==> flow/design.v <==
module alu #(
	parameter DATA_WIDTH = 32,
	parameter INST_WIDTH = 4
)(
	input                   i_clk,
	input                   i_rst_n,
	input  [DATA_WIDTH-1:0] i_data_a,
	input  [DATA_WIDTH-1:0] i_data_b,
	input  [INST_WIDTH-1:0] i_inst,
	input                   i_valid,
	output [DATA_WIDTH-1:0] o_data,
	output                  o_overflow,
	output                  o_valid
);
	reg [DATA_WIDTH - 1:0] o_data_r, o_data_w;
	reg o_overflow_r, o_overflow_w;
	reg o_valid_r, o_valid_w;
	reg [2 * DATA_WIDTH - 1:0] o_mul_temp;
	integer i;
	assign o_data = o_data_r;
	assign o_overflow = o_overflow_r;
	assign o_valid = o_valid_r;
	always @(*) begin
		if (i_valid) begin
			case (i_inst)
				4'd0: begin
					o_data_w = i_data_a + i_data_b;
					if (i_data_a[DATA_WIDTH - 1] && i_data_b[DATA_WIDTH - 1] && ~o_data_w[DATA_WIDTH - 1]) begin
						o_overflow_w = 1;
					end
					else if (~i_data_a[DATA_WIDTH - 1] && ~i_data_b[DATA_WIDTH - 1] && o_data_w[DATA_WIDTH - 1]) begin
						o_overflow_w = 1;
					end
					else begin
						o_overflow_w = 0;
					end
					o_valid_w = 1;
				end
				4'd1: begin
					o_data_w = i_data_a - i_data_b;
					if (~i_data_a[DATA_WIDTH - 1] && i_data_b[DATA_WIDTH - 1] && o_data_w[DATA_WIDTH - 1]) begin
						o_overflow_w = 1;
					end
					else if (i_data_a[DATA_WIDTH - 1] && ~i_data_b[DATA_WIDTH - 1] && ~o_data_w[DATA_WIDTH - 1]) begin
						o_overflow_w = 1;
					end
					else begin
						o_overflow_w = 0;
					end
					o_valid_w = 1;
				end
				4'd2: begin
					o_data_w = i_data_a * i_data_b;
					if ((i_data_a[DATA_WIDTH - 1] == i_data_b[DATA_WIDTH - 1]) && o_data_w[DATA_WIDTH - 1]) begin
						o_overflow_w = 1;
					end
					else if ((i_data_a[DATA_WIDTH - 1] != i_data_b[DATA_WIDTH - 1]) && ~o_data_w[DATA_WIDTH - 1]) begin
						o_overflow_w = 1;
					end
					else begin
						o_overflow_w = 0;
					end
					o_valid_w = 1;
				end
				4'd3: begin
					if (~i_data_a[DATA_WIDTH - 1] && i_data_b[DATA_WIDTH - 1]) begin
						o_data_w = i_data_a;
					end
					else if (i_data_a[DATA_WIDTH - 1] && ~i_data_b[DATA_WIDTH - 1]) begin
						o_data_w = i_data_b;
					end
					else if (i_data_a > i_data_b) begin
						o_data_w = i_data_a;
					end
					else begin
						o_data_w = i_data_b;
					end
					o_overflow_w = 0;
					o_valid_w = 1;
				end
				4'd4: begin
					if (~i_data_a[DATA_WIDTH - 1] && i_data_b[DATA_WIDTH - 1]) begin
						o_data_w = i_data_b;
					end
					else if (i_data_a[DATA_WIDTH - 1] && ~i_data_b[DATA_WIDTH - 1]) begin
						o_data_w = i_data_a;
					end
					else if (i_data_a < i_data_b) begin
						o_data_w = i_data_a;
					end
					else begin
						o_data_w = i_data_b;
					end
					o_overflow_w = 0;
					o_valid_w = 1;
				end
				4'd5: begin
					{o_overflow_w, o_data_w} = i_data_a + i_data_b;
					o_valid_w = 1;
				end
				4'd6: begin
					o_data_w = i_data_a - i_data_b;
					if (i_data_a < i_data_b) begin
						o_overflow_w = 1;
					end
					else begin
						o_overflow_w = 0;
					end
					o_valid_w = 1;
				end
				4'd7: begin
					o_mul_temp = i_data_a * i_data_b;
					o_overflow_w = 0;
					for (i = DATA_WIDTH; i < 2 * DATA_WIDTH; i = i + 1) begin
						if (o_mul_temp[i]) begin
							o_overflow_w = 1;
						end
					end
					o_data_w = o_mul_temp[DATA_WIDTH - 1:0];
					o_valid_w = 1;
				end
				4'd8: begin
					if (i_data_a > i_data_b) begin
						o_data_w = i_data_a;
					end
					else begin
						o_data_w = i_data_b;
					end
					o_overflow_w = 0;
					o_valid_w = 1;
				end
				4'd9: begin
					if (i_data_a < i_data_b) begin
						o_data_w = i_data_a;
					end
					else begin
						o_data_w = i_data_b;
					end
					o_overflow_w = 0;
					o_valid_w = 1;
				end
				4'd10: begin
					o_data_w = i_data_a & i_data_b;
					o_overflow_w = 0;
					o_valid_w = 1;
				end
				4'd11: begin
					o_data_w = i_data_a | i_data_b;
					o_overflow_w = 0;
					o_valid_w = 1;
				end
				4'd12: begin
					o_data_w = (i_data_a & ~i_data_b) | (~i_data_a & i_data_b);
					o_overflow_w = 0;
					o_valid_w = 1;
				end
				4'd13: begin
					o_data_w = ~i_data_a;
					o_overflow_w = 0;
					o_valid_w = 1;
				end
				4'd14: begin
					for (i = 0; i < DATA_WIDTH; i = i + 1) begin
						o_data_w[i] = i_data_a[DATA_WIDTH - 1 - i];
					end
					o_overflow_w = 0;
					o_valid_w = 1;
				end
				default: begin
					o_overflow_w = 0;
					o_data_w = 0;
					o_valid_w = 1;
				end
			endcase
		end
		else begin
			o_overflow_w = 0;
			o_data_w = 0;
			o_valid_w = 0;
		end
	end
	always @(posedge i_clk or negedge i_rst_n) begin
		if (~i_rst_n) begin
			o_data_r <= 0;
			o_overflow_r <= 0;
			o_valid_r <= 0;
		end
		else begin
			o_data_r <= o_data_w;
			o_overflow_r <= o_overflow_w;
			o_valid_r <= o_valid_w;
		end
	end
endmodule
--- tool output ---
-- From RTL to reports: alu
Tool output for the design above before and after an edit, in the order of the flow.
Lines under "unedited" count in the file above, lines under "edited" in the edited file.
"change" is "edited" less "unedited", of the values as shown; "rel. change" is that difference over "unedited", in percent.
Library cell names are shortened.
A cell with n/a has no value.
- design top: alu
- clock port: i_clk
- library: sky130hd
- corner: tt_025C_1v80

-- Diff
The edit as a unified diff against the file above.
The edited RTL no longer does the same as the RTL above: the edit was made by script, with no optimisation intended.
begin of diff
@@ -51,5 +51,5 @@
 				end
 				4'd2: begin
-					o_data_w = i_data_a * i_data_b;
+					o_data_w = i_data_a + i_data_b;
 					if ((i_data_a[DATA_WIDTH - 1] == i_data_b[DATA_WIDTH - 1]) && o_data_w[DATA_WIDTH - 1]) begin
 						o_overflow_w = 1;
end of diff

-- Elaborated design
Source: Yosys, flattened and elaborated, memories not mapped. Widths are those after wreduce; folded enables and synchronous resets count as part of the registers. Registers that Yosys merges into a memory's read port (data or address) are not register bits. Print and check cells do not count.
- bit counts (element ; unedited ; edited ; change ; rel. change (%)):
    bits in registers ; 34 ; 34 ; 0 ; 0.00
    RAM bits ; 0 ; 0 ; 0 ; n/a
    memory cells ; 0 ; 0 ; 0 ; n/a
    memory bits (read-only) ; 0 ; 0 ; 0 ; n/a
    word width x clocked read ports ; 0 ; 0 ; 0 ; n/a
    elaborated cells ; 131 ; 130 ; -1 ; -0.76
    bits in latches ; 0 ; 0 ; 0 ; n/a
- operators by class (element ; unedited ; edited ; change ; rel. change (%)):
    multiply operators ; 2 ; 1 ; -1 ; -50.00
    reductions and logical operators ; 12 ; 13 ; +1 ; +8.33
    add/sub/neg operators ; 3 ; 3 ; 0 ; 0.00
    $lt $le $gt $ge ; 2 ; 2 ; 0 ; 0.00
    divide/modulo/power cells ; 0 ; 0 ; 0 ; n/a
    eq/ne operators ; 16 ; 16 ; 0 ; 0.00
    shift-type cells ; 0 ; 0 ; 0 ; n/a
    bitwise logic cells ; 12 ; 11 ; -1 ; -8.33
    muxes and demuxes ; 81 ; 81 ; 0 ; 0.00
- operators by type and width (cell ; unedited ; edited ; change ; rel. change (%)):
    1-bit parallel mux with 14-bit select ; 32 ; 0 ; -32 ; -100.00
    1-bit parallel mux with 13-bit select ; 0 ; 32 ; +32 ; n/a
    1-bit NOT ; 5 ; 4 ; -1 ; -20.00
    32-bit by 32-bit multiplier with 32-bit output ; 1 ; 0 ; -1 ; -100.00
    2-bit OR reduction ; 1 ; 2 ; +1 ; +100.00
Unchanged operator kinds not shown: 20.

-- Logic depth
Yosys ltp: most cells in a row. Word level: on the elaborated netlist, between registers, memories and ports. Mapped: between sequential cells and ports; inverters and the memories' decode and read muxes count.
- logic depth (element ; unedited ; edited ; change ; rel. change (%)):
    depth after elaboration ; 35 ; 35 ; 0 ; 0.00
    ABC_AREA ; 0 ; 0 ; n/a ; n/a
    gate-level depth with buffers ; 36 ; 35 ; -1 ; -2.78
    depth with buffers taken out ; 32 ; 31 ; -1 ; -3.12

-- Synthesis result
Source: synth_stat.txt of the flow (Yosys; design flattened, memories mapped). It holds for the ABC_AREA given above (unset counts as 0); a run with the other value may have another netlist.
- mapped netlist (element ; unedited ; edited ; change ; rel. change (%)):
    mapped flip-flops ; 34 ; 34 ; 0 ; 0.00
    cells in the netlist ; 4961 ; 4951 ; -10 ; -0.20
    synthesis area (um^2) ; 40106.0 ; 40312.4 ; +206.4 ; +0.51
    sequential part of the area (um^2) ; 850.8 ; 850.8 ; 0.0 ; 0.00
- cells by type (type ; unedited ; edited ; change ; rel. change (%)):
    clkbuf_1 ; 249 ; 229 ; -20 ; -8.03
    o221ai_1 ; 43 ; 23 ; -20 ; -46.51
    nor3_1 ; 36 ; 54 ; +18 ; +50.00
    nor2_1 ; 929 ; 915 ; -14 ; -1.51
    o21ai_0 ; 159 ; 145 ; -14 ; -8.81
    a21o_1 ; 28 ; 15 ; -13 ; -46.43
    o21ai_1 ; 6 ; 19 ; +13 ; +216.67
    buf_4 ; 0 ; 12 ; +12 ; n/a
    a211oi_1 ; 29 ; 18 ; -11 ; -37.93
    buf_1 ; 61 ; 51 ; -10 ; -16.39
    mux2i_1 ; 8 ; 18 ; +10 ; +125.00
    a21oi_1 ; 222 ; 213 ; -9 ; -4.05
    xor2_1 ; 24 ; 15 ; -9 ; -37.50
    nand2b_1 ; 14 ; 23 ; +9 ; +64.29
    nor4_1 ; 18 ; 10 ; -8 ; -44.44
    a31oi_1 ; 30 ; 23 ; -7 ; -23.33
    a221oi_1 ; 25 ; 32 ; +7 ; +28.00
    nand3_1 ; 24 ; 31 ; +7 ; +29.17
Unchanged cell types not shown: 8.
Not every row of either side is listed.

-- Path before layout
Source: OpenSTA report_checks on the synthesized netlist (no wires, ideal clock, input and output delay 20% of the period each), path of least setup slack; recovery checks are left aside. Register names are those of the netlist, which keeps one name where synthesis merged equal registers.
- path post-synthesis (element ; unedited ; edited ; change ; rel. change (%)):
    kind ; input to register ; input to register ; n/a ; n/a
    from ; input port i_data_b[11] ; input port i_data_a[27] ; n/a ; n/a
    to ; register o_overflow_r ; register o_overflow_r ; n/a ; n/a
    data arrival time (ns) ; 10.240 ; 9.920 ; -0.320 ; -3.12
    driving pins on the path ; 28 ; 31 ; +3 ; +10.71
    delay of the path (ns) ; 7.969 ; 7.646 ; -0.323 ; -4.05
    period (ns) ; 12.0 ; 12.0 ; 0.0 ; 0.00
    required time (ns) ; 11.871 ; 11.874 ; +0.003 ; +0.03
    library setup time (ns) ; 0.129 ; 0.126 ; -0.003 ; n/a
    launch time at the first pin (ns) ; 2.400 ; 2.400 ; 0.000 ; 0.00
    path slack (ns) ; 1.631 ; 1.954 ; +0.323 ; n/a
    period reached after synthesis (ns) ; 10.369 ; 10.046 ; -0.323 ; -3.12
"delay of the path" is the arrival time less input delay plus setup time.
"driving pins on the path": output pins that drive a net of the path, with the launching flip-flop's if there is one; two outputs of one cell count as two.
"period reached after synthesis" is the clock period less the worst setup slack; recovery checks do not enter. This is arithmetic on one report: input and output delays are still those of the set period (20% each).
The rows between start and end are the longest chain of elaborated cells between them; the timing report does not say that the signal goes this way. Where chains are equally long, one stands for them.
Each line given opens the expression or statement behind the cell; cells for indexed reads and writes are added by Yosys, which also makes memories of some case tables.
Between the ends, post-synthesis, unedited:
- cell sequence: clkbuf_1 inv_1 clkbuf_1 buf_1 nor2_1 fa_1 inv_1 fa_1 fa_1 fa_1 fa_1 inv_1 fa_1 fa_1 fa_1 ha_1 nand2_1 nor4_1 inv_1 or4_1 o21ai_2 a31o_4 xor2_1 or4_1 nor4_1 and4_1 and4_1 o22ai_1
- noted length of the longest elaborated chain: 35
- elaborated cells between the ends (all ways): 56
- ends and longest elaborated chain, post-synthesis, unedited (element ; RTL line ; RTL):
    from (decl) ; 8 ; input [DATA_WIDTH-1:0] i_data_b,
    32-bit by 32-bit multiplier with 64-bit output ; 112 ; o_mul_temp = i_data_a * i_data_b;
    1-bit 2-to-1 mux x32 ; 115 ; if (o_mul_temp[i]) begin
    1-bit parallel mux with 6-bit select ; 25 ; case (i_inst)
    1-bit 2-to-1 mux ; 24 ; if (i_valid) begin
    to (assign) ; 185 ; o_overflow_r <= 0;
    to (assign) ; 190 ; o_overflow_r <= o_overflow_w;
    to (decl) ; 16 ; reg o_overflow_r, o_overflow_w;
Between the ends, post-synthesis, edited:
- cell sequence: clkbuf_1 inv_1 clkbuf_1 clkbuf_1 nor2_1 fa_1 fa_1 fa_1 inv_1 fa_1 inv_1 fa_1 inv_1 fa_1 fa_1 fa_1 inv_1 ha_1 clkbuf_1 a21oi_1 o21ai_1 a21oi_1 a2111oi_0 nor2b_1 o21a_1 a2111oi_0 nand4_1 nor4_1 nand4_1 o21ai_1 nand3_1
- noted length of the longest elaborated chain: 35
- elaborated cells between the ends (all ways): 54
- ends and longest elaborated chain, post-synthesis, edited (element ; RTL line ; RTL):
    from (decl) ; 7 ; input [DATA_WIDTH-1:0] i_data_a,
    32-bit by 32-bit multiplier with 64-bit output ; 112 ; o_mul_temp = i_data_a * i_data_b;
    1-bit 2-to-1 mux x32 ; 115 ; if (o_mul_temp[i]) begin
    1-bit parallel mux with 6-bit select ; 25 ; case (i_inst)
    1-bit 2-to-1 mux ; 24 ; if (i_valid) begin
    to (assign) ; 185 ; o_overflow_r <= 0;
    to (assign) ; 190 ; o_overflow_r <= o_overflow_w;
    to (decl) ; 16 ; reg o_overflow_r, o_overflow_w;

-- Worst path after layout
Path of least setup slack in the final report of the runs of set A (OpenROAD, finished layout, wires in). Where an end is a register, its clock arrival counts in the times.
- path after layout (element ; unedited ; edited ; change ; rel. change (%)):
    kind ; input to register ; input to register ; n/a ; n/a
    from ; input port i_data_a[16] ; input port i_data_a[9] ; n/a ; n/a
    to ; register o_overflow_r ; register o_overflow_r ; n/a ; n/a
    driving pins on the path ; 27 ; 28 ; +1 ; +3.70
    data arrival time (ns) ; 11.60 ; 11.77 ; +0.17 ; +1.47
    library setup time (ns) ; 0.13 ; 0.12 ; -0.01 ; n/a
    path slack (ns) ; 0.35 ; 0.19 ; -0.16 ; n/a
    launch time at the first pin (ns) ; 2.36 ; 2.36 ; 0.00 ; 0.00
    required time (ns) ; 11.95 ; 11.96 ; +0.01 ; +0.08
    period (ns) ; 11.8 ; 11.8 ; 0.0 ; 0.00
The rows between start and end are the longest chain of elaborated cells between them; the timing report does not say that the signal goes this way. Where chains are equally long, one stands for them.
Between the ends, after layout, unedited:
- cell sequence: clkdlybuf4s50_1 inv_1 buf_4 nor2_1 fa_1 inv_1 fa_1 fa_1 fa_1 inv_1 fa_1 fa_1 fa_1 fa_1 ha_1 a21oi_1 o21a_1 o311ai_0 o21ai_1 nand2_1 a21oi_1 xnor2_1 or4_1 nor4_1 and4_1 and4_1 o22ai_1
- noted length of the longest elaborated chain: 35
- elaborated cells between the ends (all ways): 56
- ends and longest elaborated chain, after layout, unedited (element ; RTL line ; RTL):
    from (decl) ; 7 ; input [DATA_WIDTH-1:0] i_data_a,
    32-bit by 32-bit multiplier with 64-bit output ; 112 ; o_mul_temp = i_data_a * i_data_b;
    1-bit 2-to-1 mux x32 ; 115 ; if (o_mul_temp[i]) begin
    1-bit parallel mux with 6-bit select ; 25 ; case (i_inst)
    1-bit 2-to-1 mux ; 24 ; if (i_valid) begin
    to (assign) ; 185 ; o_overflow_r <= 0;
    to (assign) ; 190 ; o_overflow_r <= o_overflow_w;
    to (decl) ; 16 ; reg o_overflow_r, o_overflow_w;
Between the ends, after layout, edited:
- cell sequence: clkdlybuf4s50_1 buf_4 ha_1 inv_1 fa_1 inv_1 fa_1 fa_1 inv_1 fa_1 inv_1 fa_1 fa_1 fa_1 fa_1 ha_1 a21oi_1 o211ai_1 a211oi_1 nor2_1 a2111oi_4 nor3_1 mux2_2 o2111ai_1 nor4_1 nand4_1 o21ai_1 nand3_1
- noted length of the longest elaborated chain: 35
- elaborated cells between the ends (all ways): 54
- ends and longest elaborated chain, after layout, edited (element ; RTL line ; RTL):
    from (decl) ; 7 ; input [DATA_WIDTH-1:0] i_data_a,
    32-bit by 32-bit multiplier with 64-bit output ; 112 ; o_mul_temp = i_data_a * i_data_b;
    1-bit 2-to-1 mux x32 ; 115 ; if (o_mul_temp[i]) begin
    1-bit parallel mux with 6-bit select ; 25 ; case (i_inst)
    1-bit 2-to-1 mux ; 24 ; if (i_valid) begin
    to (assign) ; 185 ; o_overflow_r <= 0;
    to (assign) ; 190 ; o_overflow_r <= o_overflow_w;
    to (decl) ; 16 ; reg o_overflow_r, o_overflow_w;

-- Layout results
Both versions went through the flow (Yosys, OpenROAD) with the same settings in each pair. Constraints: input delay and output delay 20% of the set period each, output load 0.01 pF.
Flow settings, set A:
- CORE_UTILIZATION at 40
- period_ns at 11.8
- CAP_MARGIN: 20
- CORE_MARGIN at 2
- SLEW_MARGIN at 20
- results, set A (element ; unedited ; edited ; change ; rel. change (%)):
    clock period reached (ns) ; 11.453 ; 11.607 ; +0.154 ; +1.34
    setup slack of the worst path (ns) ; 0.347 ; 0.193 ; -0.154 ; n/a
    post-route utilization (%) ; 44.0 ; 43.6 ; -0.4 ; n/a
    netlist area reported by Yosys (um^2) ; 40106.0 ; 40312.4 ; +206.4 ; +0.51
    die size (um^2) ; 102813.0 ; 103337.0 ; +524.0 ; +0.51
Flow settings, set B:
- ABC_AREA at 1
- CAP_MARGIN: 35
- noted CORE_ASPECT_RATIO: 1.59
- CORE_UTILIZATION at 61
- GPL_ROUTABILITY_DRIVEN: 1
- noted GPL_TIMING_DRIVEN: 0
- noted PLACE_DENSITY: 0.74
- SETUP_SLACK_MARGIN: 1.3
- noted TNS_END_PERCENT: 20
- period_ns at 13.9
- CORE_MARGIN at 2
- SLEW_MARGIN at 20
- results, set B (element ; unedited ; edited):
    clock period reached (ns) ; 12.434 ; n/a
    setup slack of the worst path (ns) ; 1.466 ; n/a
    post-route utilization (%) ; 66.5 ; n/a
    netlist area reported by Yosys (um^2) ; 45917.8 ; n/a
    die size (um^2) ; 77545.9 ; n/a
set B, edited: unfinished; error GRT-0116 in routing.
"clock period reached" = clock period - worst setup slack. The figure is calculated, with input and output delays left at 20% of the set period.
--- end ---
